==> flow/design.v <==
module axi_s_to_fifos #(
    parameter integer FIFO_DEPTH = 32,
    parameter integer C_DATA_WIDTH = 32
)(
    input  logic                     clk,
    input  logic                     nrst,
    input  logic [31:0]  awaddr,
    input  logic [3:0]               awprot,
    input  logic                     awvalid,
    output logic                     awready,
    input  logic [C_DATA_WIDTH-1:0]  wdata,
    input  logic [C_DATA_WIDTH/8-1:0] wstrb,
    input  logic                     wvalid,
    output logic                     wready,
    output logic [1:0]               bresp,
    output logic                     bvalid,
    input  logic                     bready,
    input  logic [31:0]  araddr,
    input  logic [3:0]               arprot,
    input  logic                     arvalid,
    output logic                     arready,
    output logic [C_DATA_WIDTH-1:0]  rdata,
    output logic [1:0]               rresp,
    output logic                     rvalid,
    input  logic                     rready,
    input logic [C_DATA_WIDTH-1:0]  fifo_wdata,
    output logic                    fifo_full,
    output logic                    fifo_almost_full,
    input logic                     fifo_wena,
    output logic [C_DATA_WIDTH-1:0] fifo_rdata,
    output logic                    fifo_empty,
    output logic                    fifo_almost_empty,
    input logic                     fifo_rena
);
    localparam ADDR_STATUS  = 0;
    localparam ADDR_WRITE   = 1;
    localparam ADDR_READ    = 2;
    localparam BYTES        = C_DATA_WIDTH/8;
    localparam ADDR_LSB     = $clog2(BYTES); 
    logic [C_DATA_WIDTH-1:0]    reg_write   [0:FIFO_DEPTH-1];
    logic [C_DATA_WIDTH-1:0]    reg_read    [0:FIFO_DEPTH-1];
    logic [31:0]                araddr_reg;
    logic [31:0]                awaddr_reg;
    logic [C_DATA_WIDTH-1:0]    wdata_reg;
    logic full2;
    logic almost_full2;
    logic empty2;
    logic almost_empty2;
    logic full1;
    logic almost_full1;
    logic empty1;
    logic almost_empty1;
    logic wrote_axi;
    logic rd_pop;
    logic push_fifo1;
    logic pop_fifo1;
    logic push_fifo2;
    logic pop_fifo2;
    localparam int INDEX_W = $clog2(FIFO_DEPTH);
    logic [INDEX_W-1:0] write_index_axi, read_index_axi;
    logic [INDEX_W-1:0] write_index_fifo, read_index_fifo;
    logic [INDEX_W:0]   size_fifo1, size_fifo2;
    typedef enum logic {
        IDLE_READ,
        READ_DATA
    } state_read;
    state_read state_r;
    always_ff @(posedge clk or negedge nrst) begin
        if (!nrst) begin
            arready             <= 0;
            araddr_reg          <= 0;
            rdata               <= 0;
            rresp               <= 0;
            rvalid              <= 0;
            state_r             <= IDLE_READ;
            read_index_axi      <= 0;
            rd_pop              <= 0;
        end else begin
            case (state_r)
                IDLE_READ: begin
                    arready     <= 1;
                    if (arvalid && arready) begin
                        araddr_reg  <= araddr;
                        state_r     <= READ_DATA;
                        arready <= 0;
                    end
                end
                READ_DATA: begin
                    if (!rvalid) begin
                        rvalid  <= 1;
                        rresp   <= 0;
                        rd_pop  <= (araddr_reg[31:ADDR_LSB] == ADDR_READ) && !empty1;
                        if (araddr_reg[31:ADDR_LSB] == ADDR_STATUS) begin
                            rdata   <= {28'b0,
                                        full2,
                                        almost_full2,
                                        empty1,
                                        almost_empty1};
                        end else if (araddr_reg[31:ADDR_LSB] == ADDR_READ && !empty1) begin
                            rdata   <= reg_read[read_index_axi];
                        end else begin
                            rdata   <= 0;
                        end
                    end else if (rready) begin
                        if (rd_pop) begin
                            read_index_axi <= read_index_axi + 1;
                            if (read_index_axi == FIFO_DEPTH - 1) begin
                                read_index_axi <= 0;
                            end
                        end
                        rvalid  <= 0;
                        state_r <= IDLE_READ;
                    end
                end
                default: begin
                    state_r <= IDLE_READ;
                end
            endcase
        end
    end
    always_ff @(posedge clk or negedge nrst) begin
        if (!nrst) begin
            for (int i = 0; i < FIFO_DEPTH; i++) begin
                reg_read[i]     <= '0;
            end
            write_index_fifo    <= 0;
        end else begin
            if (fifo_wena && !full1) begin
                reg_read[write_index_fifo] <= fifo_wdata;
                write_index_fifo <= write_index_fifo + 1;
                if (write_index_fifo == FIFO_DEPTH - 1) begin
                    write_index_fifo <= 0;
                end
            end
        end
    end
    always_comb begin
        push_fifo1 = (fifo_wena && !full1);
        pop_fifo1 = rd_pop && (state_r == READ_DATA) && (rready && rvalid);
    end
    always_ff @(posedge clk or negedge nrst) begin
        if (!nrst) begin
            size_fifo1 <= FIFO_DEPTH;
        end else begin
            size_fifo1 <= size_fifo1 + pop_fifo1 - push_fifo1;
        end
    end
    typedef enum logic [1:0] {
        IDLE_WRITE,
        HAVE_AW,
        HAVE_W,
        RESP
    } state_write;
    state_write state_w;
    always_ff @(posedge clk or negedge nrst) begin
        if (!nrst) begin
            awready         <= 0;
            wready          <= 0;
            bvalid          <= 0;
            bresp           <= 0;
            awaddr_reg      <= 0;
            wdata_reg       <= 0;
            wrote_axi       <= 0;
            write_index_axi <= 0;
            state_w         <= IDLE_WRITE;
            for (int i = 0; i < FIFO_DEPTH; i++) begin
                reg_write[i] <= '0;
            end
        end else begin
            case (state_w)
                IDLE_WRITE: begin
                    awready <= 1;
                    wready  <= 1;
                    wrote_axi   <= 0;
                    if ((wvalid && wready) && (awvalid && awready)) begin
                        wdata_reg   <= wdata;
                        awaddr_reg  <= awaddr;
                        wready      <= 0;
                        awready     <= 0;
                        state_w     <= RESP;
                    end else if (awvalid && awready) begin
                        awaddr_reg  <= awaddr;
                        awready     <= 0;
                        state_w     <= HAVE_AW;
                    end else if (wvalid && wready) begin
                        wdata_reg   <= wdata;
                        wready      <= 0;
                        state_w     <= HAVE_W;
                    end
                end
                HAVE_AW: begin
                    wready  <= 1;
                    if (wvalid && wready) begin
                        wdata_reg   <= wdata;
                        wready      <= 0;
                        state_w     <= RESP;
                    end
                end
                HAVE_W: begin
                    awready <= 1;
                    if (awvalid && awready) begin
                        awaddr_reg  <= awaddr;
                        awready     <= 0;
                        state_w     <= RESP;
                    end
                end
                RESP: begin
                    if (awaddr_reg[31:ADDR_LSB] == ADDR_WRITE && !wrote_axi && !full2) begin
                        reg_write[write_index_axi] <= wdata_reg;
                        write_index_axi <= write_index_axi + 1;
                        if (write_index_axi == FIFO_DEPTH - 1) begin
                            write_index_axi <= 0;
                        end
                        wrote_axi <= 1;
                    end
                    bvalid  <= 1;
                    bresp   <= 0;
                    if (bready && bvalid) begin
                        bvalid  <= 0;
                        state_w <= IDLE_WRITE;
                    end
                end
                default: begin
                    state_w <= IDLE_WRITE;
                end
            endcase
        end
    end
    always_ff @(posedge clk or negedge nrst) begin
        if (!nrst) begin
            read_index_fifo <= 0;
        end else begin
            if (fifo_rena && !empty2) begin
                read_index_fifo <= read_index_fifo + 1;
                if (read_index_fifo == FIFO_DEPTH - 1) begin
                    read_index_fifo <= 0;
                end
            end
        end
    end
    always_comb begin
        pop_fifo2 = (fifo_rena && !empty2);
        push_fifo2 = (awaddr_reg[31:ADDR_LSB] == ADDR_WRITE && !wrote_axi && !full2) && (state_w == RESP);
    end
    always_ff @(posedge clk or negedge nrst) begin
        if (!nrst) begin
            size_fifo2 <= FIFO_DEPTH;
        end else begin
            size_fifo2 <= size_fifo2 + pop_fifo2 - push_fifo2;
        end
    end
    always_comb fifo_rdata = reg_write[read_index_fifo];
    always_comb begin
        empty2        = size_fifo2 == FIFO_DEPTH;
        almost_empty2 = size_fifo2 == (FIFO_DEPTH - 1);
        full2         = size_fifo2 == 0;
        almost_full2  = size_fifo2 == 1;
        empty1         = size_fifo1 == FIFO_DEPTH;
        almost_empty1  = size_fifo1 == (FIFO_DEPTH - 1);
        full1          = size_fifo1 == 0;
        almost_full1   = size_fifo1 == 1;
        fifo_full           = full1;
        fifo_almost_full    = almost_full1;
        fifo_empty          = empty2;
        fifo_almost_empty   = almost_empty2;
    end
endmodule
## Tool chain data of axi_s_to_fifos

Tool output for the design above, in the order of the flow.
Line numbers count from 1 in the design file above.
Library cell names are shortened.
The mark -- stands for no value.

| design | value |
|---|---|
| design top | axi_s_to_fifos |
| clock | clk |
| library | sky130hd |
| timing corner | tt_025C_1v80 |

## Word-level counts

Source: Yosys, flattened and elaborated. Widths are those after wreduce. Registers that Yosys merges into a memory's read port (data or address) are not register bits. Print and check cells do not count. Equal cells are merged and count once.

| word-level totals | value |
|---|---|
| bits in registers | 2218 |
| output and inout bits | 77 |
| bits of input ports | 149 |

| operators by class | value |
|---|---|
| bitwise operators | 2 |
| multiplexer cells | 37 |
| equality and inequality tests | 141 |
| add/sub/neg operators | 8 |
| reduce/logical cells | 102 |

Operators with widths:

| kind | number |
|---|---|
| 32-bit parallel mux with 32-bit select | 2 |
| 5-bit equality test (second input constant) | 64 |
| 32-bit 2-to-1 mux | 7 |
| 5-bit by 4-bit equality test with 1-bit output (second input constant) | 32 |
| 32-bit parallel mux with 2-bit select | 2 |
| 3-bit AND reduction | 32 |
| 5-bit by 3-bit equality test with 1-bit output (second input constant) | 16 |
| 2-bit AND reduction | 37 |
| 5-bit by 2-bit equality test with 1-bit output (second input constant) | 8 |
| 30-bit by 1-bit equality test with 1-bit output (second input constant) | 1 |
| 30-bit by 2-bit equality test with 1-bit output (second input constant) | 1 |
| 30-bit logical NOT | 1 |
| 5-bit by 1-bit adder with 5-bit output (second input constant) | 4 |
| 5-bit by 1-bit equality test with 1-bit output (second input constant) | 4 |
| 5-bit logical NOT | 4 |
| 5-bit 2-to-1 mux | 4 |
| 1-bit logical AND | 14 |
| 6-bit by 1-bit adder with 6-bit output | 2 |
| 6-bit by 1-bit subtractor with 6-bit output | 2 |
| 6-bit by 1-bit equality test with 1-bit output (second input constant) | 2 |
| 6-bit by 5-bit equality test with 1-bit output (second input constant) | 2 |
| 6-bit equality test (second input constant) | 2 |
| 6-bit logical NOT | 2 |
| 2-bit 2-to-1 mux | 6 |
| 1-bit 2-to-1 mux | 11 |
| 2-bit != test (second input constant) | 4 |
| 2-bit parallel mux with 4-bit select | 1 |
| 1-bit parallel mux with 2-bit select | 4 |

Other operator kinds: 11; their cells: 19.

## Longest topological paths

Yosys ltp: most cells in a row. Word level: on the elaborated netlist, between registers, memories and ports. Mapped: between sequential cells and ports; inverters and the memories' decode and read muxes count.

| logic depth | value |
|---|---|
| word-level depth | 5 |
| ABC_AREA | 0 |
| depth in mapped cells | 16 |
| depth with buffers taken out | 15 |

## Mapped cells and area

Yosys stat after the flow's synthesis: flattened, memories mapped to cells. It holds for the ABC_AREA given above (unset counts as 0); a run with the other value may have another netlist.

Cells by type:

| cell | number |
|---|---|
| dfrtp_1 | 2213 |
| mux2_2 | 2200 |
| a22oi_1 | 372 |
| mux2i_1 | 198 |
| clkbuf_1 | 416 |
| nand2_1 | 200 |
| a22o_1 | 83 |
| buf_2 | 144 |
| a221oi_1 | 82 |
| a222oi_1 | 61 |
| o21ai_0 | 118 |
| ha_1 | 46 |
| nor2_1 | 147 |
| o22ai_1 | 84 |
| buf_1 | 110 |
| a21oi_1 | 76 |
| nand3_1 | 73 |
| nand4_1 | 52 |

Other cell types: 70; their cells: 642.

| synthesis totals | value |
|---|---|
| cell count | 7317 |
| cell area after synthesis | 98817.3 um^2 |
| mapped flip-flops | 2216 |

## Path before layout

OpenSTA on the mapped netlist: ideal clock, no wires. The path of least setup slack (recovery checks aside). Input and output delay are each 20% of the period. Register names are those of the netlist, which keeps one name where synthesis merged equal registers.

| timing post-synthesis | value |
|---|---|
| kind | reg2out |
| start | register read_index_fifo[2] |
| end | output port fifo_rdata[13] |
| buffers on the path | 3 |
| path slack | 4.017 ns |
| launch time at the first pin | 0.000 ns |
| period | 8.0 ns |
| arrival time | 2.383 ns |
| stages on the path | 11 |
| external output delay | 1.600 ns |
| path delay | 2.383 ns |
| required time | 6.400 ns |
| period reached after synthesis | 3.983 ns |

"path delay" is the arrival time less input delay plus setup time.
At an output port there is no setup time.
"stages on the path": output pins that drive a net of the path, with the launching flip-flop's if there is one; two outputs of one cell count as two.
"period reached after synthesis" is the clock period less the worst setup slack; recovery checks do not enter. This is arithmetic on one report: input and output delays are still those of the set period (20% each).
Between the ends stands the longest chain of elaborated cells between them, by number of cells; it is not shown to be the way that was timed. Of several equally long chains one is given.
A line is the first line of the expression or statement that the cell stems from. Yosys adds cells for indexed reads and writes and turns some case tables into memories.
At most two assigning lines are given for a register; there are more.

| between the ends, post-synthesis | value |
|---|---|
| cells stage by stage | dfrtp_1 > buf_2 > buf_2 > nand2_1 > nor2_1 > ha_1 > clkbuf_1 > a222oi_1 > nand2_1 > or4_1 > o32a_1 |
| cells in the longest elaborated chain | 2 |
| elaborated cells on any way between the ends | 33 |
| those cells by class | 31 x eq/ne; 1 x mux; 1 x reduce/logical |

Ends and longest elaborated chain, post-synthesis:

| what | line | source |
|---|---|---|
| from (decl) | 61 | `logic [INDEX_W-1:0] write_index_fifo, read_index_fifo;` |
| from (assign) | 231 | `read_index_fifo <= 0;` |
| from (assign) | 234 | `read_index_fifo <= read_index_fifo + 1;` |
| 5-bit equality test | 252 | `always_comb fifo_rdata = reg_write[read_index_fifo];` |
| 32-bit parallel mux with 32-bit select | 252 |  |
| to (decl) | 30 | `output logic [C_DATA_WIDTH-1:0] fifo_rdata,` |

## Timing after layout

Path of least setup slack in the final report of run A (OpenROAD, finished layout, wires in). Where an end is a register, its clock arrival counts in the times.

| timing post-layout | value |
|---|---|
| kind | reg2out |
| start | register read_index_fifo[3] |
| end | output port fifo_rdata[8] |
| arrival time | 6.30 ns |
| path slack | 1.86 ns |
| period | 10.2 ns |
| launch time at the first pin | 0.96 ns |
| stages on the path | 9 |
| buffers on the path | 2 |
| external output delay | 2.04 ns |
| required time | 8.16 ns |

Between the ends stands the longest chain of elaborated cells between them, by number of cells; it is not shown to be the way that was timed. Of several equally long chains one is given.
At most two assigning lines are given for a register; there are more.

| between the ends, post-layout | value |
|---|---|
| cells stage by stage | dfrtp_4 > buf_4 > or2_1 > or4_1 > or2_4 > o221ai_1 > a2111oi_0 > a21oi_1 > clkdlybuf4s50_1 |
| cells in the longest elaborated chain | 2 |
| elaborated cells on any way between the ends | 33 |
| those cells by class | 31 x eq/ne; 1 x mux; 1 x reduce/logical |

Ends and longest elaborated chain, post-layout:

| what | line | source |
|---|---|---|
| from (decl) | 61 | `logic [INDEX_W-1:0] write_index_fifo, read_index_fifo;` |
| from (assign) | 231 | `read_index_fifo <= 0;` |
| from (assign) | 234 | `read_index_fifo <= read_index_fifo + 1;` |
| 5-bit equality test | 252 | `always_comb fifo_rdata = reg_write[read_index_fifo];` |
| 32-bit parallel mux with 32-bit select | 252 |  |
| to (decl) | 30 | `output logic [C_DATA_WIDTH-1:0] fifo_rdata,` |

Appendix: measured runs

Settings and measured results of 5 stored flow runs for module axi_s_to_fifos (sky130hd), not sorted in any way. The constraints put input and output delay at 20% of the set period each and load the outputs with 0.01 pF.
By "period reached" is meant the clock period of the run minus its worst setup slack. This is arithmetic on one report: input and output delays are still those of the set period (20% each).
"critical setup path time" means the part of the period allowed to the worst setup path (the constraints hold back 20% at inputs and 20% at outputs) less its slack; where the path has registers, the arrival times of their clocks count too.
"total power after layout" rests on the timing tool's default activity at the inputs, not on a simulated workload.

#### Run A

| setting | value |
|---|---|
| ABC_AREA | `0` |
| CELL_PAD_IN_SITES_DETAIL_PLACEMENT | `2` |
| CELL_PAD_IN_SITES_GLOBAL_PLACEMENT | `0` |
| CORE_MARGIN | `9` |
| CORE_UTILIZATION | `16` |
| CTS_CLUSTER_SIZE | `98` |
| HOLD_SLACK_MARGIN | `-0.04` |
| PLACE_DENSITY_LB_ADDON | `0.0` |
| SLEW_MARGIN | `10` |
| period_ns | `10.2` |
| CAP_MARGIN | `20` |

| result | value |
|---|---|
| post-route setup TNS | 0.000 ns |
| total power after layout | 0.028421 W |
| area of the die | 646223.0 um^2 |
| standard-cell area after routing | 123669.0 um^2 |
| setup slack of the worst path | 1.861 ns |
| post-synthesis cell area | 98817.3 um^2 |
| post-layout utilization | 0.201 |
| critical setup path time | 6.30 ns |
| type of the worst setup path | reg2out |
| period reached | 8.339 ns |

#### Run B

| setting | value |
|---|---|
| ABC_AREA | `1` |
| CORE_ASPECT_RATIO | `1.33` |
| CORE_UTILIZATION | `53` |
| CTS_CLUSTER_SIZE | `28` |
| HOLD_SLACK_MARGIN | `0.14` |
| period_ns | `8.0` |
| CAP_MARGIN | `20` |
| CORE_MARGIN | `2` |
| SLEW_MARGIN | `20` |

| result | value |
|---|---|
| post-route setup TNS | 0.000 ns |
| total power after layout | 0.034093 W |
| area of the die | 195172.0 um^2 |
| standard-cell area after routing | 112474.0 um^2 |
| setup slack of the worst path | 0.519 ns |
| post-synthesis cell area | 101558.7 um^2 |
| post-layout utilization | 0.59 |
| critical setup path time | 5.88 ns |
| type of the worst setup path | reg2out |
| period reached | 7.481 ns |

#### Run C

| setting | value |
|---|---|
| ABC_AREA | `1` |
| CELL_PAD_IN_SITES_DETAIL_PLACEMENT | `2` |
| CORE_MARGIN | `6` |
| CORE_UTILIZATION | `45` |
| CTS_CLUSTER_DIAMETER | `214` |
| MAX_ROUTING_LAYER | `met5` |
| MIN_ROUTING_LAYER | `met2` |
| SETUP_SLACK_MARGIN | `0.37` |
| SLEW_MARGIN | `40` |
| period_ns | `5.17` |
| CAP_MARGIN | `20` |

No results, routing failed with GRT-0116.

#### Run D

| setting | value |
|---|---|
| CORE_MARGIN | `4` |
| CORE_UTILIZATION | `20` |
| CTS_CLUSTER_DIAMETER | `226` |
| PLACE_DENSITY_LB_ADDON | `0.01` |
| SETUP_SLACK_MARGIN | `0.42` |
| SLEW_MARGIN | `30` |
| TNS_END_PERCENT | `30` |
| period_ns | `5.87` |
| CAP_MARGIN | `20` |

| result | value |
|---|---|
| post-route setup TNS | 0.000 ns |
| total power after layout | 0.048294 W |
| area of the die | 505393.0 um^2 |
| standard-cell area after routing | 123233.0 um^2 |
| setup slack of the worst path | 0.427 ns |
| post-synthesis cell area | 98817.3 um^2 |
| post-layout utilization | 0.251 |
| critical setup path time | 4.27 ns |
| type of the worst setup path | reg2out |
| period reached | 5.443 ns |

#### Run E

| setting | value |
|---|---|
| ABC_AREA | `1` |
| CELL_PAD_IN_SITES_GLOBAL_PLACEMENT | `0` |
| CORE_MARGIN | `3` |
| CORE_UTILIZATION | `18` |
| CTS_CLUSTER_SIZE | `98` |
| HOLD_SLACK_MARGIN | `-0.04` |
| PLACE_DENSITY_LB_ADDON | `0.0` |
| period_ns | `10.2` |
| CAP_MARGIN | `20` |
| SLEW_MARGIN | `20` |

| result | value |
|---|---|
| post-route setup TNS | 0.000 ns |
| total power after layout | 0.03056 W |
| area of the die | 573261.0 um^2 |
| standard-cell area after routing | 122173.0 um^2 |
| setup slack of the worst path | 2.958 ns |
| post-synthesis cell area | 101558.7 um^2 |
| post-layout utilization | 0.218 |
| critical setup path time | 5.20 ns |
| type of the worst setup path | reg2out |
| period reached | 7.242 ns |
